==> flow/design.v <==
`timescale 1ns / 100ps
module Cordic(clk,rst,phase_step,xin,yin,xout,yout);
parameter IN_WIDTH	= 16; 
parameter EXTRA_BITS	= 6; 
localparam WI			= IN_WIDTH;
localparam WXY			= IN_WIDTH+EXTRA_BITS; 
localparam STG			= WXY; 
input clk;
input rst; 
input signed  [31:0]    phase_step; 
input signed  [WI-1:0]  xin,yin;
output signed [WXY-1:0] xout,yout;
wire signed [31:0] atan_table [0:31];
                 assign atan_table[00] = 32'b0010_0000_0000_0000_0000_0000_0000_0000;
						assign atan_table[01] = 32'b0001_0010_1110_0100_0000_0101_0001_1110;
						assign atan_table[02] = 32'b0000_1001_1111_1011_0011_1000_0101_1011;
						assign atan_table[03] = 32'b0000_0101_0001_0001_0001_0001_1101_0100;
						assign atan_table[04] = 32'b0000_0010_1000_1011_0000_1101_0100_0011;
						assign atan_table[05] = 32'b0000_0001_0100_0101_1101_0111_1110_0001;
						assign atan_table[06] = 32'b0000_0000_1010_0010_1111_0110_0001_1110;
						assign atan_table[07] = 32'b0000_0000_0101_0001_0111_1100_0101_0101;
						assign atan_table[08] = 32'b0000_0000_0010_1000_1011_1110_0101_0011;
						assign atan_table[09] = 32'b0000_0000_0001_0100_0101_1111_0010_1111;
						assign atan_table[10] = 32'b0000_0000_0000_1010_0010_1111_1001_1000;
						assign atan_table[11] = 32'b0000_0000_0000_0101_0001_0111_1100_1100;
						assign atan_table[12] = 32'b0000_0000_0000_0010_1000_1011_1110_0110;
						assign atan_table[13] = 32'b0000_0000_0000_0001_0100_0101_1111_0011;
						assign atan_table[14] = 32'b0000_0000_0000_0000_1010_0010_1111_1010;
						assign atan_table[15] = 32'b0000_0000_0000_0000_0101_0001_0111_1101;
						assign atan_table[16] = 32'b0000_0000_0000_0000_0010_1000_1011_1110;
						assign atan_table[17] = 32'b0000_0000_0000_0000_0001_0100_0101_1111;
						assign atan_table[18] = 32'b0000_0000_0000_0000_0000_1010_0011_0000;
						assign atan_table[19] = 32'b0000_0000_0000_0000_0000_0101_0001_1000;
						assign atan_table[20] = 32'b0000_0000_0000_0000_0000_0010_1000_1100;
						assign atan_table[21] = 32'b0000_0000_0000_0000_0000_0001_0100_0110;
						assign atan_table[22] = 32'b0000_0000_0000_0000_0000_0000_1010_0011;
						assign atan_table[23] = 32'b0000_0000_0000_0000_0000_0000_0101_0001;
						assign atan_table[24] = 32'b0000_0000_0000_0000_0000_0000_0010_1001;
						assign atan_table[25] = 32'b0000_0000_0000_0000_0000_0000_0001_0100;
						assign atan_table[26] = 32'b0000_0000_0000_0000_0000_0000_0000_1010;
						assign atan_table[27] = 32'b0000_0000_0000_0000_0000_0000_0000_0101;
						assign atan_table[28] = 32'b0000_0000_0000_0000_0000_0000_0000_0011;
						assign atan_table[29] = 32'b0000_0000_0000_0000_0000_0000_0000_0010;
						assign atan_table[30] = 32'b0000_0000_0000_0000_0000_0000_0000_0001;
						assign atan_table[31] = 32'b0000_0000_0000_0000_0000_0000_0000_0000;
reg signed [WXY-1:0] X [0:STG-1];
reg signed [WXY-1:0] Y [0:STG-1];
reg signed [31:0]    Z [0:STG-1]; 
reg [31:0] phase_acc;
wire [1:0]  quadrant = phase_acc [31:30]; 
wire signed [WI-1:0] nxin,nyin;
assign nxin = -xin;
assign nyin = -yin;
always @(posedge clk)
	begin
		case(quadrant)
			2'b00,2'b11: 
				begin  
					X[0] <= {xin[WI-1],xin}<<{EXTRA_BITS-1};
					Y[0] <= {yin[WI-1],yin}<<{EXTRA_BITS-1};
					Z[0] <= phase_acc ;
				end
			2'b01:
				begin
					X[0] <= {nyin[WI-1],nyin}<<{EXTRA_BITS-1};
					Y[0] <= {xin[WI-1],xin}<<{EXTRA_BITS-1};
					Z[0] <= {2'b00,phase_acc[29:0]}; 
				end
			2'b10:
				begin
					X[0] <= {yin[WI-1],yin}<<{EXTRA_BITS-1};
					Y[0] <= {nxin[WI-1],nxin}<<{EXTRA_BITS-1};
					Z[0] <= {2'b11,phase_acc[29:0]};
				end
			default:;
		endcase
		if(rst) phase_acc<=32'd0; else phase_acc<=phase_acc+phase_step;
	end
genvar i;
generate
	for(i=0;i<(STG-1);i=i+1)
	begin:ITERATION
	wire z_sign;
	wire signed [WXY-1:0] x_shr,y_shr;
	assign x_shr=X[i]>>>i;
	assign y_shr=Y[i]>>>i;
	assign z_sign=Z[i][31];
	always @ (posedge clk)
			begin
				X[i+1] <= z_sign?(X[i]+y_shr):(X[i]-y_shr);
				Y[i+1] <= z_sign?(Y[i]-x_shr):(Y[i]+x_shr);
				Z[i+1] <= z_sign?(Z[i]+atan_table[i]):(Z[i]-atan_table[i]);
				end
	end
endgenerate
assign xout	=	X[STG-1];
assign yout	=	Y[STG-1];
endmodule
# --- Step by step through the tools: Cordic ---
# The steps from the RTL of Cordic to its reports follow in flow order.
# Lines are those of the file above, counted from 1.
# Cell names lack the library's common part.
design:
  top_module: "Cordic"
  clock_port: "clk"
  cell_library: "sky130hd"
  lib_corner: "tt_025C_1v80"

# --- After elaboration ---
# Yosys after proc, flatten, opt, wreduce and memory -nomap, before mapping. Enables and synchronous resets that opt folds into registers are not counted as muxes. Print and check cells are not counted. Equal cells are merged and count once.
word_totals:
  regBits: 1672
  inputBits: 66
  output_inout_bits: 44
  wordCells: 262
op_classes:
  n_addsub: 126
  equal: 3
  mux: 65
  reduce_logical: 2
op_table:
  columns: ["op", "n"]
  rows:
  - ["2-to-1 mux 22 bit", 42]
  - ["2-to-1 mux 32 bit", 20]
  - ["parallel mux 22 bit (select 3 bit)", 2]
  - ["parallel mux 32 bit (select 3 bit)", 1]
  - ["adder 22 x 10 -> 22 bit", 2]
  - ["subtractor 22 x 10 -> 22 bit", 2]
  - ["adder 22 x 11 -> 22 bit", 2]
  - ["subtractor 22 x 11 -> 22 bit", 2]
  - ["adder 22 x 12 -> 22 bit", 2]
  - ["subtractor 22 x 12 -> 22 bit", 2]
  - ["adder 22 x 13 -> 22 bit", 2]
  - ["subtractor 22 x 13 -> 22 bit", 2]
  - ["adder 22 x 14 -> 22 bit", 2]
  - ["subtractor 22 x 14 -> 22 bit", 2]
  - ["adder 22 x 15 -> 22 bit", 2]
  - ["subtractor 22 x 15 -> 22 bit", 2]
  - ["adder 22 x 16 -> 22 bit", 2]
  - ["subtractor 22 x 16 -> 22 bit", 2]
  - ["adder 22 x 17 -> 22 bit", 2]
  - ["subtractor 22 x 17 -> 22 bit", 2]
  - ["adder 22 x 18 -> 22 bit", 2]
  - ["subtractor 22 x 18 -> 22 bit", 2]
  - ["adder 22 x 19 -> 22 bit", 2]
  - ["subtractor 22 x 19 -> 22 bit", 2]
  - ["adder 22 x 2 -> 22 bit", 2]
  - ["subtractor 22 x 2 -> 22 bit", 2]
  - ["adder 22 x 20 -> 22 bit", 2]
  - ["subtractor 22 x 20 -> 22 bit", 2]
# Other operator kinds: 64; their cells: 83.

# --- Depth ---
# Yosys ltp: most cells in a row. Word level: on the elaborated netlist, between registers, memories and ports. Mapped: between sequential cells and ports; inverters and the memories' decode and read muxes count.
logic_depth:
  ltp_word: 3
  abc_area: 0
  ltp_mapped: 20

# --- After synthesis ---
# Yosys stat after the flow's synthesis: flattened, memories mapped to cells. It holds for the ABC_AREA given above (unset counts as 0); a run with the other value may have another netlist.
# The area totals of this step are shown rounded.
mapped:
  cell_count: 12578
  mapped_area_um2: 110000
  seq_area_um2: 32000
  flip_flops: 1598
by_type:
  columns: ["cell_type", "n", "area_total_um2"]
  rows:
  - ["dfxtp_1", 1598, 3.2E+04]
  - ["ha_1", 1596, 2E+04]
  - ["xnor2_1", 1120, 9.81E+03]
  - ["a21oi_1", 1338, 6.7E+03]
  - ["a21o_1", 623, 4.68E+03]
  - ["xor2_1", 516, 4.52E+03]
  - ["nor2_1", 930, 3.49E+03]
  - ["o21ai_0", 596, 2.98E+03]
  - ["inv_1", 645, 2.42E+03]
  - ["nand2_1", 588, 2.21E+03]
  - ["o21a_1", 214, 1.61E+03]
  - ["nor3_1", 303, 1.52E+03]
  - ["o21bai_1", 194, 1.46E+03]
  - ["nand2b_1", 199, 1.24E+03]
  - ["fa_1", 59, 1.18E+03]
  - ["nor2b_1", 189, 1.18E+03]
  - ["nand3_1", 208, 1.04E+03]
  - ["a211oi_1", 97, 728.198]
# Other cell types: 78; their cells: 1565.

# --- Timing after synthesis ---
# Source: OpenSTA report_checks on the synthesized netlist (no wires, ideal clock, input and output delay 20% of the period each), path of least setup slack; recovery checks are left aside. Register names are those of the netlist, which keeps one name where synthesis merged equal registers.
synth_path:
  kind: "register to register"
  startpoint: "reg Z[17][31]"
  endpoint: "reg X[18][20]"
  clock_period_ns: 5.0
  t_arrival_ns: 4.121
  path_slack_ns: 0.807
  path_delay_ns: 4.193
  stages: 17
  period_less_setup_slack_ns: 4.193
# "path_delay_ns" is the arrival time less input delay plus setup time.
# "stages" counts driving pins, that of a launching flip-flop among them; a cell with two outputs on the path counts twice.
# "period_less_setup_slack_ns" is the clock period less the worst setup slack; recovery checks do not enter. This is arithmetic on one report: input and output delays are still those of the set period (20% each).
# Between the ends stands the longest chain of elaborated cells between them, by number of cells; it is not shown to be the way that was timed. Of several equally long chains one is given.
# Each line given opens the expression or statement behind the cell; cells for indexed reads and writes are added by Yosys, which also makes memories of some case tables.
synth_via:
  path_cell_list: "dfxtp_1 > clkbuf_1 > inv_1 > clkbuf_1 > nor2_1 > a21oi_1 > ha_1 > a21o_1 > a21o_1 > a21o_1 > o311ai_2 > a21oi_1 > o31a_1 > a311o_1 > a31o_1 > a21oi_1 > xnor2_1"
  elab_chain_cells: 1
synth_rtl:
  columns: ["item", "line_no", "rtl"]
  rows:
  - ["start: declaration", 48, "reg signed [31:0]    Z [0:STG-1];"]
  - ["start: assignment", 92, "Z[i+1] <= z_sign?(Z[i]+atan_table[i]):(Z[i]-atan_table[i]);"]
  - ["2-to-1 mux 22 bit", 90, "X[i+1] <= z_sign?(X[i]+y_shr):(X[i]-y_shr);"]
  - ["end: assignment", 90, null]
  - ["end: declaration", 46, "reg signed [WXY-1:0] X [0:STG-1];"]

# --- Worst path after layout ---
# From the final timing report of entry A: the path of least setup slack in the routed layout; clock arrival at registers is part of the times.
layout_path:
  kind: "register to register"
  startpoint: "reg Y[3][5]"
  endpoint: "reg X[4][21]"
  clock_period_ns: 5.0
  t_arrival_ns: 5.37
  path_slack_ns: 0.46
  stages: 15
# Between the ends stands the longest chain of elaborated cells between them, by number of cells; it is not shown to be the way that was timed. Of several equally long chains one is given.
layout_via:
  path_cell_list: "dfxtp_1 > nor3_1 > nor4bb_1 > nor3b_1 > nor2_1 > xnor2_1 > ha_1 > a21oi_1 > nand2_1 > o221ai_1 > o21bai_1 > nor3_1 > o21bai_1 > a21oi_1 > xnor2_1"
  elab_chain_cells: 2
layout_rtl:
  columns: ["item", "line_no", "rtl"]
  rows:
  - ["start: declaration", 47, "reg signed [WXY-1:0] Y [0:STG-1];"]
  - ["start: assignment", 91, "Y[i+1] <= z_sign?(Y[i]-x_shr):(Y[i]+x_shr);"]
  - ["subtractor 22 x 19 -> 22 bit", 90, "X[i+1] <= z_sign?(X[i]+y_shr):(X[i]-y_shr);"]
  - ["2-to-1 mux 22 bit", 90, null]
  - ["end: assignment", 90, null]
  - ["end: declaration", 46, "reg signed [WXY-1:0] X [0:STG-1];"]

# Top module Cordic; platform sky130hd; tools Yosys and OpenROAD; 5 stored runs in no particular order. Input and output delays are each 20% of the period that was set; the output load is 0.01 pF.
# "achieved_clock_period_ns": clock period set for the run, less the worst setup slack. It is reckoned from that one timing run; input and output delays stay at 20% of the period that was set.
# "worstPathTime_ns" = time allowed to the worst setup path (clock period - input delay - output delay, where it has them) - its slack; a late launch clock adds to it, a late capture clock takes from it.
# The measured numbers are rounded.
runs:
  - name: "entry A"
    settings:
      ABC_AREA: 0
      CORE_ASPECT_RATIO: 0.89
      CORE_MARGIN: 7
      CORE_UTILIZATION: 30
      GPL_TIMING_DRIVEN: 1
      HOLD_SLACK_MARGIN: 0.11
      MAX_ROUTING_LAYER: "met4"
      MIN_ROUTING_LAYER: "met2"
      PLACE_DENSITY: 0.38
      SLEW_MARGIN: 15
      period_ns: 5.0
      CAP_MARGIN: 20
    results:
      timing.setup.tns_ns: 0.000
      finalCellArea_um2: 120000
      setup_worst_slack_ns: 0.46
      achieved_clock_period_ns: 4.541
      die_footprint_um2: 380000
      holdWs_ns: 0.31
      worstPathTime_ns: 4.54
      worst_setup_path_type: "register to register"
      synthArea_um2: 110000
      fin_util_pct: 34
  - name: "entry B"
    settings:
      CELL_PAD_IN_SITES_DETAIL_PLACEMENT: 1
      CORE_ASPECT_RATIO: 0.65
      CORE_UTILIZATION: 43
      CTS_CLUSTER_SIZE: 12
      GPL_ROUTABILITY_DRIVEN: 1
      MAX_ROUTING_LAYER: "met4"
      PLACE_DENSITY_LB_ADDON: 0.27
      TNS_END_PERCENT: 10
      period_ns: 6.28
      CAP_MARGIN: 20
      CORE_MARGIN: 2
      SLEW_MARGIN: 20
    results:
      timing.setup.tns_ns: 0.000
      finalCellArea_um2: 120000
      setup_worst_slack_ns: 1.4
      achieved_clock_period_ns: 4.911
      die_footprint_um2: 260000
      holdWs_ns: 0.32
      worstPathTime_ns: 4.91
      worst_setup_path_type: "register to register"
      synthArea_um2: 110000
      fin_util_pct: 48
  - name: "entry C"
    settings:
      CORE_MARGIN: 9
      CORE_UTILIZATION: 15
      CTS_CLUSTER_DIAMETER: 260
      CTS_CLUSTER_SIZE: 13
      MIN_ROUTING_LAYER: "met2"
      PLACE_DENSITY_LB_ADDON: 0.15
      SETUP_SLACK_MARGIN: 0.3
      period_ns: 2.54
      CAP_MARGIN: 20
      SLEW_MARGIN: 20
    results:
      timing.setup.tns_ns: -350
      finalCellArea_um2: 180000
      setup_worst_slack_ns: -1.2
      achieved_clock_period_ns: 3.735
      die_footprint_um2: 770000
      holdWs_ns: 0.32
      worstPathTime_ns: 3.74
      worst_setup_path_type: "register to register"
      synthArea_um2: 110000
      fin_util_pct: 24
  - name: "entry D"
    settings:
      CELL_PAD_IN_SITES_GLOBAL_PLACEMENT: 1
      CORE_MARGIN: 8
      CORE_UTILIZATION: 24
      MIN_ROUTING_LAYER: "met2"
      SETUP_SLACK_MARGIN: 0.65
      SLEW_MARGIN: 40
      TNS_END_PERCENT: 90
      period_ns: 4.6
      CAP_MARGIN: 20
    results:
      timing.setup.tns_ns: 0.000
      finalCellArea_um2: 130000
      setup_worst_slack_ns: 0.76
      achieved_clock_period_ns: 3.836
      die_footprint_um2: 480000
      holdWs_ns: 0.32
      worstPathTime_ns: 3.84
      worst_setup_path_type: "register to register"
      synthArea_um2: 110000
      fin_util_pct: 28
  - name: "entry E"
    settings:
      CAP_MARGIN: 5
      CELL_PAD_IN_SITES_DETAIL_PLACEMENT: 0
      CTS_CLUSTER_DIAMETER: 51
      CTS_CLUSTER_SIZE: 18
      GPL_TIMING_DRIVEN: 0
      HOLD_SLACK_MARGIN: 0.28
      MIN_ROUTING_LAYER: "met1"
      PLACE_DENSITY_LB_ADDON: 0.27
      SETUP_SLACK_MARGIN: -0.23
      SLEW_MARGIN: 15
      TNS_END_PERCENT: 55
      period_ns: 7.64
      CORE_MARGIN: 2
      CORE_UTILIZATION: 40
    results:
      timing.setup.tns_ns: 0.000
      finalCellArea_um2: 120000
      setup_worst_slack_ns: 2.3
      achieved_clock_period_ns: 5.340
      die_footprint_um2: 280000
      holdWs_ns: 0.29
      worstPathTime_ns: 5.34
      worst_setup_path_type: "register to register"
      synthArea_um2: 110000
      fin_util_pct: 45
